==> flow/design.v <==
module cordic_step ( clock, ce, sin_in, cos_in, angle_in, t_angle, atan,
sin_out, cos_out, angle_out, t_angle_out );
parameter integer step = 0;  
parameter integer W = 12;  
input clock, ce;
input signed [W-1:0] sin_in, cos_in, angle_in, t_angle, atan;
output reg signed [W-1:0] sin_out, cos_out, angle_out, t_angle_out;
always @ (posedge clock)
begin
if( ce == 1'b1 )
begin
if(t_angle >= angle_in)
begin
cos_out <= cos_in - (sin_in >>> step);
sin_out <= ((cos_in >>> step) + sin_in);
angle_out <= angle_in + atan;
end
else if (t_angle < angle_in)
begin
cos_out <= cos_in + (sin_in >>> step);
sin_out <= -(cos_in >>> step) + sin_in;
angle_out <= angle_in - atan;
end
t_angle_out <= t_angle;
end  
end
endmodule
module mul_Kn(clock, ce, value_in, value_out, t_angle );
parameter integer W = 12;  
parameter FXP_SHIFT = 10;  
input clock, ce;
input signed[W-1:0] value_in, t_angle;
output reg signed[W-1:0] value_out;
reg signed [2*W-1:0] val, val_0, val_2, val_4, val_5, val_7, val_7_9_d, val_9;  
reg signed [2*W-1:0] val_0_2, val_4_5, val_7_9, val_0_2_4_5, val_0_2_4_5_7_9;  
always @ (posedge clock)
begin
if( ce == 1'b1 )
begin
val = value_in; val_0 <= val; val_2 <= val << 2; val_4 <= val << 4;
val_5 <= val << 5; val_7 <= val << 7; val_9 <= val << 9;
val_0_2 <= val_0 - val_2; val_4_5 <= val_4 - val_5; val_7_9 <= val_7 + val_9;
val_0_2_4_5 <= val_0_2 + val_4_5;
val_7_9_d <= val_7_9;  
val_0_2_4_5_7_9 = val_0_2_4_5 + val_7_9_d;
value_out <= val_0_2_4_5_7_9 >>> FXP_SHIFT;
end
end
endmodule
module cordic_pipeline_rtl( clock, reset, ce, angle_in, sin_out, cos_out, valid_out );
parameter integer W = 12;  
parameter FXP_MUL = 1024;  
parameter PIPE_LATENCY = 15;  
input clock, reset, ce;
input signed [W-1:0] angle_in;  
output signed [W-1:0] sin_out, cos_out;
output valid_out;
wire signed [11:0] atan[0:10];  
assign atan[0] = 12'sd804;
assign atan[1] = 12'sd475;
assign atan[2] = 12'sd251;
assign atan[3] = 12'sd127;
assign atan[4] = 12'sd64;
assign atan[5] = 12'sd32;
assign atan[6] = 12'sd16;
assign atan[7] = 12'sd8;
assign atan[8] = 12'sd4;
assign atan[9] = 12'sd2;
assign atan[10] = 12'sd1;
wire signed [W-1:0] sin_tab [0:11];
wire signed [W-1:0] cos_tab [0:11];
wire signed [W-1:0] t_angle_tab [0:11];  
wire signed [W-1:0] angle_tab [0:11];
reg unsigned [4:0] valid_cnt;  
always@(posedge clock)
begin
if ( reset == 1'b0 )
valid_cnt <= PIPE_LATENCY;  
else
if( ( valid_cnt != 0 ) && ( ce == 1'b1 ) )
valid_cnt <= valid_cnt - 1;  
end
assign valid_out = ( valid_cnt == 0 )? 1'b1 : 1'b0;  
assign cos_tab[0] = 1.0 * FXP_MUL;
assign sin_tab[0] = 0;
assign angle_tab[0] = 0;
assign t_angle_tab[0] = angle_in;
cordic_step #(0) cordic_step_0 ( clock, ce, sin_tab[0], cos_tab[0], angle_tab[0], t_angle_tab[0], atan[0],
sin_tab[1], cos_tab[1], angle_tab[1], t_angle_tab[1] );
cordic_step #(1) cordic_step_1 ( clock, ce, sin_tab[1], cos_tab[1], angle_tab[1], t_angle_tab[1], atan[1],
sin_tab[2], cos_tab[2], angle_tab[2], t_angle_tab[2] );
cordic_step #(2) cordic_step_2 ( clock, ce, sin_tab[2], cos_tab[2], angle_tab[2], t_angle_tab[2], atan[2],
sin_tab[3], cos_tab[3], angle_tab[3], t_angle_tab[3] );
cordic_step #(3) cordic_step_3 ( clock, ce, sin_tab[3], cos_tab[3], angle_tab[3], t_angle_tab[3], atan[3],
sin_tab[4], cos_tab[4], angle_tab[4], t_angle_tab[4] );
cordic_step #(4) cordic_step_4 ( clock, ce, sin_tab[4], cos_tab[4], angle_tab[4], t_angle_tab[4], atan[4],
sin_tab[5], cos_tab[5], angle_tab[5], t_angle_tab[5] );
cordic_step #(5) cordic_step_5 ( clock, ce, sin_tab[5], cos_tab[5], angle_tab[5], t_angle_tab[5], atan[5],
sin_tab[6], cos_tab[6], angle_tab[6], t_angle_tab[6] );
cordic_step #(6) cordic_step_6 ( clock, ce, sin_tab[6], cos_tab[6], angle_tab[6], t_angle_tab[6], atan[6],
sin_tab[7], cos_tab[7], angle_tab[7], t_angle_tab[7] );
cordic_step #(7) cordic_step_7 ( clock, ce, sin_tab[7], cos_tab[7], angle_tab[7], t_angle_tab[7], atan[7],
sin_tab[8], cos_tab[8], angle_tab[8], t_angle_tab[8] );
cordic_step #(8) cordic_step_8 ( clock, ce, sin_tab[8], cos_tab[8], angle_tab[8], t_angle_tab[8], atan[8],
sin_tab[9], cos_tab[9], angle_tab[9], t_angle_tab[9] );
cordic_step #(9) cordic_step_9 ( clock, ce, sin_tab[9], cos_tab[9], angle_tab[9], t_angle_tab[9], atan[9],
sin_tab[10], cos_tab[10], angle_tab[10], t_angle_tab[10] );
cordic_step #(10)cordic_step_10( clock, ce, sin_tab[10], cos_tab[10], angle_tab[10], t_angle_tab[10],
atan[10], sin_tab[11], cos_tab[11], angle_tab[11], t_angle_tab[11] );
mul_Kn mul_Kn_sin ( clock, ce, sin_tab[11], sin_out, t_angle_tab[11] );
mul_Kn mul_Kn_cos ( clock, ce, cos_tab[11], cos_out, t_angle_tab[11] );
endmodule
-- Step by step through the tools: cordic_pipeline_rtl
Tool output for the design above, in the order of the flow.
Lines are those of the file above, counted from 1.
Operators carry their Yosys type and port widths (W data, S select, Z words).
Library cell names are shortened.
A cell with - has no value.
- design top: cordic_pipeline_rtl
- clock: clock
- library: sky130hd
- timing corner: tt_025C_1v80

-- Word level
Source: Yosys, flattened and elaborated. Widths are those after wreduce. Registers that Yosys merges into a memory's read port (data or address) are not register bits. Print and check cells do not count.
- output and inout bits at 25
- cells after elaboration at 252
- bits of input ports: 15
- flip-flop bits (word level) at 849
- mux-type cells: 61
- noted reduce/logical cells: 25
- noted magnitude comparators: 22
- $add $sub $neg at 78
- operator list (kind ; count):
    $mux W12 ; 60
    $ge A12 B12 Y1 ; 10
    $lt A12 B12 Y1 ; 10
    $add A12 B12 Y12 ; 9
    $add A19 B21 Y22 ; 2
    $add A22 B22 Y22 ; 2
    $add A15 B18 Y19 ; 2
    $sub A16 B17 Y18 ; 2
    $sub A12 B14 Y15 ; 2
    $add A12 B8 Y12 const B ; 2
    $sub A12 B8 Y12 const B ; 2
    $reduce_and A2 Y1 ; 11
    $reduce_bool A2 Y1 ; 11
    $add A10 B12 Y12 ; 1
    $add A10 B12 Y12 const A ; 1
    $neg A10 Y12 ; 1
    $add A11 B12 Y12 const A ; 1
    $ge A12 B1 Y1 const B ; 1
    $lt A12 B1 Y1 const B ; 1
    $add A12 B10 Y12 ; 1
    $sub A12 B10 Y12 ; 1
    $add A12 B10 Y12 const B ; 1
    $sub A12 B10 Y12 const B ; 1
    $add A12 B11 Y12 const A ; 1
    $sub A12 B11 Y12 const A ; 1
    $add A12 B2 Y12 ; 1
    $sub A12 B2 Y12 ; 1
    $add A12 B3 Y12 ; 1
Not listed: further kinds 46, cells in them 46.

-- Longest topological paths
Depth = most cells in a row (Yosys ltp): at word level without a register or memory, in the mapped netlist without a sequential cell, where the memories' decode and read muxes count.
- noted depth after elaboration: 4
- ABC_AREA at 0
- noted mapped depth: 22
- mapped depth without buffers at 21

-- Synthesis result
Source: synth_stat.txt of the flow (Yosys; design flattened, memories mapped). It holds for the ABC_AREA given above (unset counts as 0); a run with the other value may have another netlist.
The area totals of this step are shown rounded.
- cell types (cell type ; count ; total area (µm²)):
    edfxtp_1 ; 591 ; 1.77E+04
    ha_1 ; 455 ; 5692.96
    xnor2_1 ; 240 ; 2.1E+03
    inv_1 ; 347 ; 1.3E+03
    a21oi_1 ; 197 ; 985.946
    nor2_1 ; 200 ; 750.72
    xor2_1 ; 79 ; 691.914
    fa_1 ; 29 ; 580.557
    a21o_1 ; 72 ; 540.518
    o21ai_0 ; 100 ; 500.48
    o21bai_1 ; 63 ; 472.954
    nand2_1 ; 115 ; 431.664
    nor3_1 ; 70 ; 350.336
    nor2b_1 ; 37 ; 231.472
    o21a_1 ; 26 ; 195.187
    a21boi_0 ; 21 ; 157.651
    a31oi_1 ; 24 ; 150.144
    mux2i_1 ; 15 ; 150.144
Not listed: further types 80, cells in them 294.
- noted buffer cells: 37
- chip area (Yosys): 35000 µm²
- cells in the netlist at 2975
- mapped flip-flops: 596
- sequential area at 18000 µm²
By module: a second synthesis without flattening, with its own total; a netlist apart from the flattened one above.
- cell total of the unflattened synthesis: 4868
- area total of the unflattened synthesis at 52000 µm²
Rows give one instance, submodules left out.
- by module (module ; area (µm²) ; sequential area (µm²) ; instances ; cells):
    mul_Kn ; 5000 ; 2700 ; 2 ; 401
    cordic_step #(step=0) ; 4200 ; 1400 ; 1 ; 449
    cordic_step #(step=2) ; 3900 ; 1400 ; 1 ; 393
    cordic_step #(step=7) ; 3900 ; 1400 ; 1 ; 371
    cordic_step #(step=3) ; 3800 ; 1400 ; 1 ; 381
    cordic_step #(step=6) ; 3800 ; 1400 ; 1 ; 371
    cordic_step #(step=5) ; 3800 ; 1400 ; 1 ; 368
    cordic_step #(step=1) ; 3800 ; 1400 ; 1 ; 354
    cordic_step #(step=4) ; 3800 ; 1400 ; 1 ; 365
    cordic_step #(step=9) ; 3700 ; 1400 ; 1 ; 338
    cordic_step #(step=8) ; 3600 ; 1400 ; 1 ; 334
    cordic_step #(step=10) ; 3400 ; 1400 ; 1 ; 311
    cordic_pipeline_rtl ; 290 ; 100 ; 1 ; 31

-- Worst setup path after synthesis
OpenSTA on the mapped netlist: ideal clock, no wires. The path of least setup slack (recovery checks aside). Input and output delay are each 20% of the period. Register names are those of the netlist, which keeps one name where synthesis merged equal registers.
- path type: reg-to-reg
- from: register cordic_step_6.angle_out[7]
- to: register cordic_step_7.sin_out[11]
- delay of the path at 4.279 ns
- required time at 4.242 ns
- noted buffers on the path: 1
- setup slack: 0.222 ns
- data arrival time: 4.021 ns
- noted time at the first pin: 0.000 ns
- clock period at 4.5 ns
- setup time at 0.258 ns
- stages: 20
- noted period reached after synthesis: 4.278 ns
"delay of the path" = arrival - input delay + setup time.
"stages": output pins that drive a net of the path, with the launching flip-flop's if there is one; two outputs of one cell count as two.
"period reached after synthesis" = period - worst setup slack (recovery checks aside). The figure is calculated, with input and output delays left at 20% of the set period.
The rows between start and end are the longest chain of elaborated cells between them; the timing report does not say that the signal goes this way. Where chains are equally long, one stands for them.
Each line given opens the expression or statement behind the cell; cells for indexed reads and writes are added by Yosys, which also makes memories of some case tables.
The path ends at the data pin of a flip-flop with enable; ways to the enable are not counted.
- path through: edfxtp_1 > inv_1 > ha_1 > a21o_1 > a21o_1 > a2111oi_0 > o21ai_1 > nand2_1 > buf_1 > o21ai_0 > ha_1 > a21o_1 > a21oi_1 > o21bai_1 > a21oi_1 > nor2b_1 > o2111ai_1 > nand3_1 > o41a_1 > xnor2_1
- cells in the longest elaborated chain: 3
- elaborated cells between the ends (all ways) at 4
- source lines of those cells at 2
- classes of those cells: 2 x compare; 2 x mux
- RTL lines, path after synthesis (element ; RTL line ; text):
    start, declared ; 7 ; output reg signed [W-1:0] sin_out, cos_out, angle_out, t_angle_out;
    start, assigned ; 16 ; angle_out <= angle_in + atan;
    start, assigned ; 22 ; angle_out <= angle_in - atan;
    $lt A12 B12 Y1 ; 18 ; else if (t_angle < angle_in)
    $mux W12 ; 18 ;
    $mux W12 ; 12 ; if(t_angle >= angle_in)
    end, assigned ; 15 ; sin_out <= ((cos_in >>> step) + sin_in);
    end, assigned ; 21 ; sin_out <= -(cos_in >>> step) + sin_in;
    end, declared ; 7 ;

-- Timing after layout
From the final timing report of job 1: the path of least setup slack in the routed layout; clock arrival at registers is part of the times.
- path type: reg-to-reg
- from: register cordic_step_5.angle_out[1]
- to: register cordic_step_6.cos_out[10]
- setup slack: 0.54 ns
- noted buffers on the path: 2
- stages: 22
- required time at 4.85 ns
- clock period at 4.5 ns
- noted time at the first pin: 0.60 ns
- data arrival time: 4.32 ns
- setup time at 0.25 ns
The rows between start and end are the longest chain of elaborated cells between them; the timing report does not say that the signal goes this way. Where chains are equally long, one stands for them.
The path ends at the data pin of a flip-flop with enable; ways to the enable are not counted.
- path through: edfxtp_1 > inv_1 > ha_1 > a21o_1 > a21o_1 > a21o_1 > a211oi_2 > o21ai_2 > and2_4 > buf_12 > mux2i_4 > buf_4 > fa_2 > a21o_1 > a21oi_2 > o21ai_2 > a21oi_2 > o21bai_1 > a21oi_2 > o21bai_1 > a21oi_1 > xnor2_1
- cells in the longest elaborated chain: 3
- elaborated cells between the ends (all ways) at 4
- source lines of those cells at 2
- classes of those cells: 2 x compare; 2 x mux
- RTL lines, path post-layout (element ; RTL line ; text):
    start, declared ; 7 ; output reg signed [W-1:0] sin_out, cos_out, angle_out, t_angle_out;
    start, assigned ; 16 ; angle_out <= angle_in + atan;
    start, assigned ; 22 ; angle_out <= angle_in - atan;
    $lt A12 B12 Y1 ; 18 ; else if (t_angle < angle_in)
    $mux W12 ; 18 ;
    $mux W12 ; 12 ; if(t_angle >= angle_in)
    end, assigned ; 14 ; cos_out <= cos_in - (sin_in >>> step);
    end, assigned ; 20 ; cos_out <= cos_in + (sin_in >>> step);
    end, declared ; 7 ;

Module cordic_pipeline_rtl, platform sky130hd: 3 stored runs of the flow (Yosys, OpenROAD) with differing settings, in no particular order. Input and output delays are each 20% of the period that was set; the output load is 0.01 pF.
"period reached" means the clock period less the worst setup slack. The figure is calculated, with input and output delays left at 20% of the set period.
By "critical setup path time" is meant the share of the clock period that the worst setup path is allowed (20% is reserved at inputs, 20% at outputs), minus its slack. Clock arrival times at its registers enter into it.
Values from the reports are rounded here.

Job 1
Settings were CAP_MARGIN = 15; CTS_CLUSTER_DIAMETER = 189; SETUP_SLACK_MARGIN = 1.19; period_ns = 4.5; CORE_MARGIN = 2; CORE_UTILIZATION = 40; SLEW_MARGIN = 20
- setup slack of the worst path: 0.54 ns
- utilization of the finished layout: 51 %
- total die area: 91000 µm²
- noted the period reached: 3.963 ns
- chip area in the Yosys report: 35000 µm²
- critical setup path time: 3.96 ns
- class of the worst setup path: reg-to-reg
- sum of negative setup slack: 0.000 ns
- post-route worst hold slack: 0.39 ns

Job 2
Settings were CORE_UTILIZATION = 44; period_ns = 4.26; CAP_MARGIN = 20; CORE_MARGIN = 2; SLEW_MARGIN = 20
- setup slack of the worst path: 0.12 ns
- utilization of the finished layout: 51 %
- total die area: 83000 µm²
- noted the period reached: 4.142 ns
- chip area in the Yosys report: 35000 µm²
- critical setup path time: 4.14 ns
- class of the worst setup path: reg-to-reg
- sum of negative setup slack: 0.000 ns
- post-route worst hold slack: 0.41 ns

Job 3
Settings were ABC_AREA = 1; CAP_MARGIN = 40; CELL_PAD_IN_SITES_DETAIL_PLACEMENT = 2; CELL_PAD_IN_SITES_GLOBAL_PLACEMENT = 0; CORE_ASPECT_RATIO = 0.72; CORE_MARGIN = 6; CORE_UTILIZATION = 40; CTS_CLUSTER_DIAMETER = 304; GPL_TIMING_DRIVEN = 1; PLACE_DENSITY_LB_ADDON = 0.1; TNS_END_PERCENT = 70; period_ns = 5.12; SLEW_MARGIN = 20
- setup slack of the worst path: 0.47 ns
- utilization of the finished layout: 45 %
- total die area: 97000 µm²
- noted the period reached: 4.651 ns
- chip area in the Yosys report: 36000 µm²
- critical setup path time: 4.65 ns
- class of the worst setup path: reg-to-reg
- sum of negative setup slack: 0.000 ns
- post-route worst hold slack: 0.42 ns
